==> flow/design.v <==
`timescale 1ns / 1ps
module startup_controller(
	input clk,
	input rst,
	input start,
	input stop,
	output reg mcu_pwr,
	output reg is_sending,
	output reg ready
);
reg is_pulling_low, is_waiting_for_clock, is_waiting_for_bkgd_stable;
reg [15:0] timer;
always @(posedge clk) begin
	if (rst || stop) begin  
		is_pulling_low <= 0;
		is_waiting_for_clock <= 0;
		is_waiting_for_bkgd_stable <= 0;
		is_sending <= 0;
		mcu_pwr <= 0;
		ready <= 1;
	end else if (start) begin
		is_pulling_low <= 1;
		is_sending <= 1;
		timer <= 250;  
		ready <= 0;
	end else if (is_pulling_low) begin
		if (timer == 0) begin
			mcu_pwr <= 1;
			is_pulling_low <= 0;
			is_waiting_for_clock <= 1;
			timer <= 1200;  
		end else begin
			timer <= timer - 1;
		end
	end else if (is_waiting_for_clock) begin
		if (timer == 0) begin
			is_sending <= 0;  
			is_waiting_for_clock <= 0;
			is_waiting_for_bkgd_stable <= 1;
			timer <= 500;  
		end else begin
			timer <= timer - 1;
		end
	end else if (is_waiting_for_bkgd_stable) begin
		if (timer == 0) begin
			is_waiting_for_bkgd_stable <= 0;
			ready <= 1;
		end else begin
			timer <= timer - 1;
		end
	end
end
endmodule
`timescale 1ns / 1ps
module sync_controller(
	input clk,
	input rst,
	input bkgd_in,
	output is_sending,
	input start_sync,
	output [31:0] sync_length,
	output sync_length_is_ready,
	output reg ready,
	output [4:0] debug
);
parameter HIGHTIME = 32'd6500;  
reg [2:0] state;
reg [31:0] sync_count;
assign debug = {2'd0, state};
assign is_sending = state == 1;
assign sync_length = sync_count;
assign sync_length_is_ready = (state != 1) && (state != 4);
always @(posedge clk) begin
	sync_count <= sync_count;
	if (rst) begin
		state <= 0;
		sync_count <= HIGHTIME;  
		ready <= 0;
	end else if (start_sync) begin
		state <= 1;
		sync_count <= HIGHTIME;
		ready <= 0;
	end else if (state == 1) begin
		if (sync_count == 0) begin
			state <= 2;
			sync_count <= 8'h0f;
		end else begin
			sync_count <= sync_count - 1;
		end
	end else if (state == 2) begin
		if (sync_count == 0) begin
			state <= 3;
		end else begin
			sync_count <= sync_count - 1;
		end
	end else if (state == 3) begin
		if (bkgd_in == 0) begin
			state <= 4;
		end
	end else if (state == 4) begin
		if (bkgd_in == 1) begin
			state <= 0;
			ready <= 1;
		end else begin
			sync_count <= sync_count + 1;
		end
	end
end
endmodule
`timescale 1ns / 1ps
module bdc_clk_pulse_generator(
	input clk,
	input rst,
	output bdc_clk_pulse,
	input [31:0] sync_length,
	input set_sync_length
);
reg [15:0] counter;
reg [31:0] target_time;  
reg [31:0] residual;
assign bdc_clk_pulse = counter == 0;
always @(posedge clk) begin
	if (rst) begin
		counter <= 0;
		target_time <= 0;
		residual <= 0;
	end else if (set_sync_length) begin
		target_time <= sync_length;
		residual <= sync_length;
	end else if (counter > residual[31:7]) begin
		counter <= 0;
		residual <= residual[6:0] + target_time;
	end else begin
		counter <= counter + 1;
	end
end
endmodule
`timescale 1ns / 1ps
module bdc_interface(
	input clk,
	input rst,
	output reg is_sending,
	input bkgd_in,
	input tgt_clk_pulse,
	input [7:0] data_in,
	input send_data,
	output reg [7:0] data_out,
	input read_data,
	output ready
);
reg [3:0] state;
reg [7:0] tgt_clk_timer;
reg [7:0] data;
reg [3:0] bitsleft;
assign ready = state == 0 && !read_data && !send_data;
always @(posedge clk) begin
	if (rst) begin
		state <= 0;
		tgt_clk_timer <= 0;
		is_sending <= 0;
	end else if (tgt_clk_timer > 0) begin
		if (tgt_clk_pulse) begin
			tgt_clk_timer <= tgt_clk_timer - 1;
		end
	end else begin
		case (state)
		0: begin
			if (send_data) begin
				state <= 1;
				data <= data_in;
				bitsleft <= 8;
			end else if (read_data) begin
				state <= 3;
				bitsleft <= 8;
			end
		end
		1: begin
			if (bitsleft > 0) begin
				state <= 2;
				is_sending <= 1;
				if (data[7]) begin
					tgt_clk_timer <= 4;
				end else begin
					tgt_clk_timer <= 14;
				end
			end else begin
				state <= 0;
			end
		end
		2: begin
			is_sending <= 0;
			if (data[7]) begin
				tgt_clk_timer <= 14;
			end else begin
				tgt_clk_timer <= 4;
			end
			state <= 1;
			bitsleft <= bitsleft - 1;
			data <= {data[6:0], 1'd0};
		end
		3: begin
			if (bitsleft > 0) begin
				is_sending <= 1;
				tgt_clk_timer <= 3;
				state <= 4;
			end else begin
				data_out <= data;
				state <= 0;
			end
		end
		4: begin
			is_sending <= 0;
			tgt_clk_timer <= 7;
			state <= 5;
		end
		5: begin
			data <= {data[6:0], bkgd_in};
			bitsleft <= bitsleft - 1;
			tgt_clk_timer <= 6;
			state <= 3;
		end
		endcase
	end
end
endmodule
`timescale 1ns / 1ps
module bdm(
	input clk,
	input rst,
	input bkgd_in,
	output bkgd_out,
	output bkgd_is_high_z,
	output mcu_pwr,
	output mcu_vpp,
	input do_read,
	input do_write,
	input do_start_mcu,
	input do_stop_mcu,
	input do_delay,
	input do_echo_test,
	input do_enable_vpp,
	input do_disable_vpp,
	input do_echo_sync_value,
	input do_resync,
	input [7:0] data_in,
	output [7:0] data_out,
	output ready,
	output reg valid,
	output [3:0] debug
);
reg [7:0] echo_data;
wire [31:0] sync_count;
wire sync_is_sending;
wire [4:0] sync_debug;
reg sync_start;
wire sync_ready;
wire startup_start;
reg startup_stop;
wire startup_is_sending, startup_ready;
wire bdc_is_sending, bdc_ready;
wire [7:0] bdc_data_out;
wire bdc_read_data, bdc_send_data;
wire hold_commands_in_reset;
assign hold_commands_in_reset = 1'd0;  
wire bdc_clk_pulse;
reg [3:0] state;
reg [7:0] delay_counter;
startup_controller startup_controller(
	.clk(clk),
	.rst(rst || hold_commands_in_reset),
	.start(startup_start),
	.stop(startup_stop),
	.mcu_pwr(mcu_pwr),
	.is_sending(startup_is_sending),
	.ready(startup_ready)
);
sync_controller sync_controller(
	.clk(clk),
	.rst(rst || hold_commands_in_reset || do_stop_mcu || do_resync),
	.bkgd_in(bkgd_in),
	.is_sending(sync_is_sending),
	.start_sync(sync_start),
	.sync_length(sync_count),
	.sync_length_is_ready(),
	.ready(sync_ready),
	.debug(sync_debug)
);
reg set_bdc_pulse_gen;
bdc_clk_pulse_generator bdc_clk_pulse_generator(
	.clk(clk),
	.rst(rst || hold_commands_in_reset),
	.bdc_clk_pulse(bdc_clk_pulse),
	.sync_length(sync_count),
	.set_sync_length(set_bdc_pulse_gen)
);
bdc_interface bdc_interface(
	.clk(clk),
	.rst(rst || hold_commands_in_reset),
	.is_sending(bdc_is_sending),
	.bkgd_in(bkgd_in),
	.tgt_clk_pulse(bdc_clk_pulse),
	.data_in(data_in),
	.send_data(bdc_send_data),
	.data_out(bdc_data_out),
	.read_data(bdc_read_data),
	.ready(bdc_ready)
);
assign debug = sync_debug; 
assign bkgd_out = 1'd0;
assign bkgd_is_high_z =
	(state == 1 && startup_is_sending) ? 1'd0 :
	(state == 2 && sync_is_sending) ? 1'd0 :
	(state == 3 && bdc_is_sending) ? 1'd0 :
	(state == 4 && bdc_is_sending) ? 1'd0 :
	1'd1;
assign startup_start = state == 0 && do_start_mcu;
assign bdc_read_data = state == 0 && do_read;
assign bdc_send_data = state == 0 && do_write;
assign data_out =
	state == 5 ? echo_data :
	state == 7 ? sync_count[15:8] :
	state == 8 ? sync_count[7:0] :
	bdc_data_out;
assign ready = state == 0 && !do_start_mcu && !do_stop_mcu && !do_read && !do_write && !do_delay && !do_echo_test && !do_echo_sync_value && !do_resync;
reg vpp_enabled;
assign mcu_vpp = vpp_enabled;
always @(posedge clk) begin
	startup_stop <= 0;
	sync_start <= 0;
	set_bdc_pulse_gen <= 0;
	valid <= 0;
	if (rst) begin
		state <= 0;
		vpp_enabled <= 0;
	end else if (state == 0) begin
		if (do_start_mcu) begin
			state <= 1;
		end else if (do_stop_mcu) begin
			startup_stop <= 1;
		end else if (do_read) begin
			state <= 3;
		end else if (do_write) begin
			state <= 4;
		end else if (do_delay) begin
			state <= 6;
			delay_counter <= {data_in, 4'd0};
		end else if (do_echo_test) begin
			state <= 5;
			echo_data <= data_in;
			valid <= 1;
		end else if (do_enable_vpp) begin
			vpp_enabled <= 1;
		end else if (do_disable_vpp) begin
			vpp_enabled <= 0;
		end else if (do_echo_sync_value) begin
			state <= 7;
			valid <= 1;
		end else if (do_resync) begin
			state <= 2;
			sync_start <= 1;
		end
	end else if (state == 1) begin
		if (startup_ready) begin
			state <= 2;
			sync_start <= 1;
		end
	end else if (state == 2) begin
		if (sync_ready) begin
			set_bdc_pulse_gen <= 1;
			state <= 0;
		end
	end else if (state == 3) begin
		if (bdc_ready) begin
			state <= 0;
			valid <= 1;
		end
	end else if (state == 4) begin
		if (bdc_ready) begin
			state <= 0;
		end
	end else if (state == 6) begin
		if (delay_counter == 0) begin
			state <= 0;
		end else begin
			delay_counter <= delay_counter - 1;
		end
	end else if (state == 5) begin
		state <= 0;
	end else if (state == 7) begin
		state <= 8;
		valid <= 1;
	end else if (state == 8) begin
		state <= 0;
	end
end
endmodule
# From RTL to reports: bdm
# Module bdm before and after one edit of its RTL, step after step.
# "orig" refers to lines of the RTL above, "edited" to lines of the edited file.
# "delta" is "edited" less "orig", of the values as shown; "rel_change_pct" is that difference over "orig", in percent.
# Library cell names are shortened.
# A cell with -- has no value.
[inputs] top_module="bdm" clock="clk" lib="sky130hd" corner="tt_025C_1v80"

# Edit of the RTL
# The edit as a unified diff against the file above.
# The edited RTL no longer does the same as the RTL above: the edit was made by script, with no optimisation intended.
# begin of diff
@@ -31,5 +31,5 @@
 			timer <= 1200;  
 		end else begin
-			timer <= timer - 1;
+			timer <= timer ^ 1;
 		end
 	end else if (is_waiting_for_clock) begin
# end of diff

# Elaborated design
# Source: Yosys, flattened and elaborated, memories not mapped. Widths are those after wreduce. Registers that Yosys merges into a memory's read port (data or address) are not register bits. Print and check cells do not count. Equal cells are merged and count once.
[op_classes] item="n_reduce_logical" orig=80 edited=81 delta=1 rel_change_pct=1.25
[op_classes] item="add_sub_neg" orig=8 edited=8 delta=0 rel_change_pct=0.00
[op_classes] item="equal" orig=54 edited=55 delta=1 rel_change_pct=1.85
[op_classes] item="n_logic" orig=17 edited=18 delta=1 rel_change_pct=5.88
[op_classes] item="div_mod_pow" orig=0 edited=0 delta=0
[op_classes] item="n_mux" orig=137 edited=137 delta=0 rel_change_pct=0.00
[op_classes] item="shift" orig=0 edited=0 delta=0
[op_classes] item="n_cmp" orig=3 edited=3 delta=0 rel_change_pct=0.00
[op_classes] item="n_mul" orig=0 edited=0 delta=0
[ops] op="inverter 1 bit" orig=17 edited=18 delta=1 rel_change_pct=5.88
[ops] op="AND reduction 4 bit" orig=6 edited=7 delta=1 rel_change_pct=16.67
[ops] op="inequality test 3 bit (second input constant)" orig=3 edited=4 delta=1 rel_change_pct=33.33
[ops] op="two-way mux 1 bit" orig=57 edited=57 delta=0 rel_change_pct=0.00
[ops] op="two-way mux 4 bit" orig=29 edited=29 delta=0 rel_change_pct=0.00
[ops] op="two-way mux 8 bit" orig=20 edited=20 delta=0 rel_change_pct=0.00
[ops] op="logical AND 1 bit" orig=17 edited=17 delta=0 rel_change_pct=0.00
[ops] op="inequality test 2 bit (second input constant)" orig=17 edited=17 delta=0 rel_change_pct=0.00
[ops] op="zero test 1 bit" orig=10 edited=10 delta=0 rel_change_pct=0.00
[ops] op="two-way mux 3 bit" orig=9 edited=9 delta=0 rel_change_pct=0.00
[ops] op="two-way mux 32 bit" orig=9 edited=9 delta=0 rel_change_pct=0.00
[ops] op="two-way mux 16 bit" orig=7 edited=7 delta=0 rel_change_pct=0.00
[ops] op="nonzero test 2 bit" orig=7 edited=7 delta=0 rel_change_pct=0.00
[ops] op="equality test 4 x 3 -> 1 bit (second input constant)" orig=6 edited=6 delta=0 rel_change_pct=0.00
[ops] op="AND reduction 3 bit" orig=6 edited=6 delta=0 rel_change_pct=0.00
[ops] op="equality test 4 x 2 -> 1 bit (second input constant)" orig=4 edited=4 delta=0 rel_change_pct=0.00
[ops] op="inequality test 3 x 1 -> 1 bit (second input constant)" orig=4 edited=4 delta=0 rel_change_pct=0.00
[ops] op="OR reduction 2 bit" orig=4 edited=4 delta=0 rel_change_pct=0.00
[ops] op="logical OR 1 bit" orig=3 edited=3 delta=0 rel_change_pct=0.00
[ops] op="inequality test 3 x 2 -> 1 bit (second input constant)" orig=3 edited=3 delta=0 rel_change_pct=0.00
[ops] op="AND reduction 5 bit" orig=3 edited=3 delta=0 rel_change_pct=0.00
[ops] op="AND reduction 8 bit" orig=3 edited=3 delta=0 rel_change_pct=0.00
[ops] op="nonzero test 3 bit" orig=3 edited=3 delta=0 rel_change_pct=0.00
[ops] op="nonzero test 4 bit" orig=3 edited=3 delta=0 rel_change_pct=0.00
[ops] op="equality test 3 x 2 -> 1 bit (second input constant)" orig=2 edited=2 delta=0 rel_change_pct=0.00
[ops] op="equality test 4 x 1 -> 1 bit (second input constant)" orig=2 edited=2 delta=0 rel_change_pct=0.00
[ops] op="zero test 16 bit" orig=2 edited=2 delta=0 rel_change_pct=0.00
[ops] op="zero test 4 bit" orig=2 edited=2 delta=0 rel_change_pct=0.00
# The list need not be complete.
[word_totals] item="n_memories" orig=0 edited=0 delta=0
[word_totals] item="mem_bits_ro" orig=0 edited=0 delta=0
[word_totals] item="latch_bits" orig=0 edited=0 delta=0
[word_totals] item="output_inout_bits" orig=18 edited=18 delta=0 rel_change_pct=0.00
[word_totals] item="register_bits" orig=196 edited=196 delta=0 rel_change_pct=0.00
[word_totals] item="clocked_rd_ports_x_width" orig=0 edited=0 delta=0
[word_totals] item="ramBits" orig=0 edited=0 delta=0

# Logic depth
# Depth = most cells in a row (Yosys ltp): at word level without a register or memory, in the mapped netlist without a sequential cell, where the memories' decode and read muxes count.
[depth] item="word_depth" orig=11 edited=11 delta=0 rel_change_pct=0.00
[depth] item="ABC_AREA" orig="0" edited="0"
[depth] item="mapped_depth" orig=11 edited=9 delta=-2 rel_change_pct=-18.18
[depth] item="mapped_depth_nobuf" orig=8 edited=8 delta=0 rel_change_pct=0.00

# Mapped cells and area
# The flow's flattened synthesis, as Yosys stat reports it; memories are mapped. The netlist is that of the ABC_AREA named above (0 if unset); the other value can give another one.
[synth_totals] item="cells" orig=1409 edited=1390 delta=-19 rel_change_pct=-1.35
[synth_totals] item="ffs" orig=203 edited=203 delta=0 rel_change_pct=0.00
[synth_totals] item="yosys_area_um2" orig=11808.8 edited=11761.3 delta=-47.5 rel_change_pct=-0.40
[synth_totals] item="buf_cells" orig=104 edited=97 delta=-7 rel_change_pct=-6.73
[by_type] cell_type="clkbuf_1" orig=88 edited=63 delta=-25 rel_change_pct=-28.41
[by_type] cell_type="mux2i_1" orig=34 edited=16 delta=-18 rel_change_pct=-52.94
[by_type] cell_type="o21ai_0" orig=74 edited=57 delta=-17 rel_change_pct=-22.97
[by_type] cell_type="a21oi_1" orig=76 edited=92 delta=16 rel_change_pct=21.05
[by_type] cell_type="o211ai_1" orig=7 edited=21 delta=14 rel_change_pct=200.00
[by_type] cell_type="nor2_1" orig=147 edited=134 delta=-13 rel_change_pct=-8.84
[by_type] cell_type="buf_2" orig=1 edited=14 delta=13 rel_change_pct=1300.00
[by_type] cell_type="xnor2_1" orig=36 edited=47 delta=11 rel_change_pct=30.56
[by_type] cell_type="and4_1" orig=14 edited=5 delta=-9 rel_change_pct=-64.29
[by_type] cell_type="and3_1" orig=20 edited=12 delta=-8 rel_change_pct=-40.00
[by_type] cell_type="o22ai_1" orig=15 edited=7 delta=-8 rel_change_pct=-53.33
[by_type] cell_type="nand2_1" orig=132 edited=139 delta=7 rel_change_pct=5.30
[by_type] cell_type="inv_1" orig=45 edited=52 delta=7 rel_change_pct=15.56
[by_type] cell_type="nand2b_1" orig=4 edited=11 delta=7 rel_change_pct=175.00
[by_type] cell_type="o21ai_1" orig=3 edited=10 delta=7 rel_change_pct=233.33
[by_type] cell_type="nor3_1" orig=52 edited=58 delta=6 rel_change_pct=11.54
[by_type] cell_type="a21o_1" orig=8 edited=2 delta=-6 rel_change_pct=-75.00
[by_type] cell_type="nor4_1" orig=37 edited=32 delta=-5 rel_change_pct=-13.51
# The list need not be complete.
# By module: a second synthesis without flattening, with its own total; a netlist apart from the flattened one above.
[unflattened] item="cells_unflattened" orig=1418 edited=1428 delta=10 rel_change_pct=0.71
[unflattened] item="area_unflattened_um2" orig=12353.1 edited=12336.8 delta=-16.3 rel_change_pct=-0.13
# Each row is one instance without its submodules.
[by_module_orig] mod="bdc_clk_pulse_generator" n_inst=1 n_cells=537 mod_seq_area_um2=1601.5 mod_area_um2=4540.6
[by_module_orig] mod="sync_controller" n_inst=1 n_cells=448 mod_seq_area_um2=720.7 mod_area_um2=3334.4
[by_module_orig] mod="bdc_interface" n_inst=1 n_cells=149 mod_seq_area_um2=900.9 mod_area_um2=1645.3
[by_module_orig] mod="bdm" n_inst=1 n_cells=173 mod_seq_area_um2=760.7 mod_area_um2=1596.5
[by_module_orig] mod="startup_controller" n_inst=1 n_cells=111 mod_seq_area_um2=600.6 mod_area_um2=1236.2
[by_module_edited] mod="bdc_clk_pulse_generator" n_inst=1 n_cells=537 mod_seq_area_um2=1601.5 mod_area_um2=4540.6
[by_module_edited] mod="sync_controller" n_inst=1 n_cells=448 mod_seq_area_um2=720.7 mod_area_um2=3334.4
[by_module_edited] mod="bdc_interface" n_inst=1 n_cells=149 mod_seq_area_um2=900.9 mod_area_um2=1645.3
[by_module_edited] mod="bdm" n_inst=1 n_cells=173 mod_seq_area_um2=760.7 mod_area_um2=1596.5
[by_module_edited] mod="startup_controller" n_inst=1 n_cells=121 mod_seq_area_um2=600.6 mod_area_um2=1219.9

# Worst setup path after synthesis
# Path of least setup slack by OpenSTA after synthesis, without wires, with an ideal clock, recovery checks aside; 20% of the period is set as input and as output delay. Where synthesis merged equal registers, the netlist keeps one of their names.
[synth_timing] item="kind" orig="register to register" edited="register to register"
[synth_timing] item="startpoint" orig="reg sync_controller.sync_count[0]" edited="reg startup_controller.timer[8]"
[synth_timing] item="endpoint" orig="reg sync_controller.sync_count[11]" edited="reg startup_controller.timer[10]"
[synth_timing] item="setup_ns" orig=0.122 edited=0.416 delta=0.294
[synth_timing] item="period_ns" orig=5.0 edited=5.0 delta=0.0 rel_change_pct=0.00
[synth_timing] item="path_stages" orig=11 edited=5 delta=-6 rel_change_pct=-54.55
[synth_timing] item="t_first_pin_ns" orig=0.000 edited=0.000 delta=0.000
[synth_timing] item="arrival_ns" orig=3.024 edited=2.898 delta=-0.126 rel_change_pct=-4.17
[synth_timing] item="path_buffers" orig=2 edited=0 delta=-2 rel_change_pct=-100.00
[synth_timing] item="setup_slack_ns" orig=1.854 edited=1.686 delta=-0.168
[synth_timing] item="path_delay_ns" orig=3.146 edited=3.314 delta=0.168 rel_change_pct=5.34
[synth_timing] item="t_required_ns" orig=4.878 edited=4.584 delta=-0.294 rel_change_pct=-6.03
[synth_timing] item="synth_period_reached_ns" orig=3.146 edited=3.314 delta=0.168 rel_change_pct=5.34
# "path_delay_ns" = arrival - input delay + setup time.
# "path_stages": output pins that drive a net of the path, with the launching flip-flop's if there is one; two outputs of one cell count as two.
# "synth_period_reached_ns" = period - worst setup slack (recovery checks aside). The figure is calculated, with input and output delays left at 20% of the set period.
# Between the ends stands the longest chain of elaborated cells between them, by number of cells; it is not shown to be the way that was timed. Of several equally long chains one is given.
# Each line given opens the expression or statement behind the cell; cells for indexed reads and writes are added by Yosys, which also makes memories of some case tables.
# At most two assigning lines are given for a register; there are more.
[synth_via_orig] path_cell_list="dfxtp_1 inv_1 ha_1 or4b_2 or4_1 buf_2 or4_4 buf_6 a31oi_4 o22ai_1 a221o_1" elab_chain_cells=6 cone_cells=12 cone_classes="add/sub (2); eq/ne (1); mux (7); reduce/logical (2)"
[synth_lines_orig] item="start, declared" line=68 rtl="reg [31:0] sync_count;"
[synth_lines_orig] item="start, assigned" line=74 rtl="sync_count <= sync_count;"
[synth_lines_orig] item="start, assigned" line=88 rtl="sync_count <= sync_count - 1;"
[synth_lines_orig] item="adder 32 x 1 -> 32 bit" line=105 rtl="sync_count <= sync_count + 1;"
[synth_lines_orig] item="two-way mux 32 bit" line=101 rtl="if (bkgd_in == 1) begin"
[synth_lines_orig] item="two-way mux 32 bit" line=100 rtl="end else if (state == 4) begin"
[synth_lines_orig] item="two-way mux 32 bit" line=96 rtl="end else if (state == 3) begin"
[synth_lines_orig] item="two-way mux 32 bit" line=90 rtl="end else if (state == 2) begin"
[synth_lines_orig] item="two-way mux 32 bit" line=83 rtl="end else if (state == 1) begin"
[synth_lines_orig] item="end, assigned" line=74
[synth_lines_orig] item="end, assigned" line=88
[synth_lines_orig] item="end, declared" line=68
# edited: Only ways into the end's enable, where the timed path ends, are counted here.
[synth_via_edited] path_cell_list="edfxtp_1 or4_1 nor4b_1 nand4b_1 a311oi_1" elab_chain_cells=3 cone_cells=4 cone_classes="eq/ne (2); reduce/logical (2)"
[synth_lines_edited] item="start, declared" line=12 rtl="reg [15:0] timer;"
[synth_lines_edited] item="start, assigned" line=33 rtl="timer <= timer ^ 1;"
[synth_lines_edited] item="start, assigned" line=42 rtl="timer <= timer - 1;"
[synth_lines_edited] item="zero test 16 bit" line=27 rtl="if (timer == 0) begin"
[synth_lines_edited] item="inequality test 4 x 2 -> 1 bit"
[synth_lines_edited] item="AND reduction 4 bit"
[synth_lines_edited] item="end, assigned" line=33
[synth_lines_edited] item="end, assigned" line=42
[synth_lines_edited] item="end, declared" line=12

# Timing after layout
# From the final timing report of each run of pair A: the path of least setup slack in the routed layout; clock arrival at registers is part of the times.
[layout_timing] item="kind" orig="input to output" edited="input to output"
[layout_timing] item="startpoint" orig="in do_read" edited="in do_write"
[layout_timing] item="endpoint" orig="out ready" edited="out ready"
[layout_timing] item="out_delay_ns" orig=0.82 edited=0.82 delta=0.00 rel_change_pct=0.00
[layout_timing] item="t_first_pin_ns" orig=0.82 edited=0.82 delta=0.00 rel_change_pct=0.00
[layout_timing] item="period_ns" orig=4.08 edited=4.08 delta=0.00 rel_change_pct=0.00
[layout_timing] item="setup_slack_ns" orig=0.38 edited=0.46 delta=0.08
[layout_timing] item="t_required_ns" orig=3.26 edited=3.26 delta=0.00 rel_change_pct=0.00
[layout_timing] item="path_stages" orig=5 edited=5 delta=0 rel_change_pct=0.00
[layout_timing] item="arrival_ns" orig=2.88 edited=2.81 delta=-0.07 rel_change_pct=-2.43
[layout_timing] item="path_buffers" orig=2 edited=2 delta=0 rel_change_pct=0.00
# Between the ends stands the longest chain of elaborated cells between them, by number of cells; it is not shown to be the way that was timed. Of several equally long chains one is given.
[layout_via_orig] path_cell_list="clkdlybuf4s50_1 or2_2 or4_1 nor4_1 clkdlybuf4s50_1" elab_chain_cells=7 cone_cells=7 cone_lines=1 cone_classes="reduce/logical (7)"
[layout_lines_orig] item="start, declared" line=235 rtl="input do_read,"
[layout_lines_orig] item="zero test 1 bit" line=324 rtl="assign ready = state == 0 && !do_start_mcu && !do_stop_mcu && !do_read && !do_write && !do_delay && !do_echo_t ..."
[layout_lines_orig] item="logical AND 1 bit x6" line=324
[layout_lines_orig] item="end, declared" line=247 rtl="output ready,"
[layout_via_edited] path_cell_list="clkdlybuf4s50_1 nor4_1 nand3b_1 nor3_1 clkdlybuf4s50_1" elab_chain_cells=6 cone_cells=6 cone_lines=1 cone_classes="reduce/logical (6)"
[layout_lines_edited] item="start, declared" line=236 rtl="input do_write,"
[layout_lines_edited] item="zero test 1 bit" line=324 rtl="assign ready = state == 0 && !do_start_mcu && !do_stop_mcu && !do_read && !do_write && !do_delay && !do_echo_t ..."
[layout_lines_edited] item="logical AND 1 bit x5" line=324
[layout_lines_edited] item="end, declared" line=247 rtl="output ready,"

# Layout results
# Runs of the flow (Yosys, OpenROAD) on both versions; the two runs of a pair have the same settings. The constraints put input and output delay at 20% of the set period each and load the outputs with 0.01 pF.
[settings_pair_A] period_ns=4.08 CAP_MARGIN=20 CORE_MARGIN=2 CORE_UTILIZATION=40 SLEW_MARGIN=20
[measured_pair_A] item="worstSetupSlack_ns" orig=0.380 edited=0.457 delta=0.077
[measured_pair_A] item="finalUtil_frac" orig=0.463 edited=0.458 delta=-0.005
[measured_pair_A] item="synthesis_area_um2" orig=11808.8 edited=11761.3 delta=-47.5 rel_change_pct=-0.40
[measured_pair_A] item="achieved_period_ns" orig=3.700 edited=3.623 delta=-0.077 rel_change_pct=-2.08
[measured_pair_A] item="final_hold_ws_ns" orig=0.455 edited=0.447 delta=-0.008
[measured_pair_A] item="design_power_w" orig=0.005539 edited=0.005393 delta=-0.000146 rel_change_pct=-2.64
[measured_pair_A] item="final_cell_area_um2" orig=13356.6 edited=13230.2 delta=-126.4 rel_change_pct=-0.95
[measured_pair_A] item="design_die_area_um2" orig=30912.7 edited=30791.5 delta=-121.2 rel_change_pct=-0.39
[measured_pair_A] item="timing.setup.tns_ns" orig=0.000 edited=0.000 delta=0.000
[settings_pair_B] CORE_MARGIN=3 CORE_UTILIZATION=26 CTS_CLUSTER_SIZE=20 GPL_TIMING_DRIVEN=1 MIN_ROUTING_LAYER="met2" PLACE_DENSITY=0.44 SETUP_SLACK_MARGIN=0.82 SLEW_MARGIN=30 period_ns=3.13 CAP_MARGIN=20
[measured_pair_B] item="worstSetupSlack_ns" orig=0.335 edited=0.705 delta=0.370
[measured_pair_B] item="finalUtil_frac" orig=0.351 edited=0.349 delta=-0.002
[measured_pair_B] item="synthesis_area_um2" orig=11808.8 edited=11761.3 delta=-47.5 rel_change_pct=-0.40
[measured_pair_B] item="achieved_period_ns" orig=2.795 edited=2.425 delta=-0.370 rel_change_pct=-13.24
[measured_pair_B] item="final_hold_ws_ns" orig=0.385 edited=0.432 delta=0.047
[measured_pair_B] item="design_power_w" orig=0.008686 edited=0.007978 delta=-0.000708 rel_change_pct=-8.15
[measured_pair_B] item="final_cell_area_um2" orig=15612.5 edited=15497.4 delta=-115.1 rel_change_pct=-0.74
[measured_pair_B] item="design_die_area_um2" orig=48011.4 edited=47823.1 delta=-188.3 rel_change_pct=-0.39
[measured_pair_B] item="timing.setup.tns_ns" orig=0.000 edited=0.000 delta=0.000
# "achieved_period_ns" means the clock period less the worst setup slack. The figure is calculated, with input and output delays left at 20% of the set period.
# "design_power_w" is the tool's figure for a default switching activity; nothing was simulated.
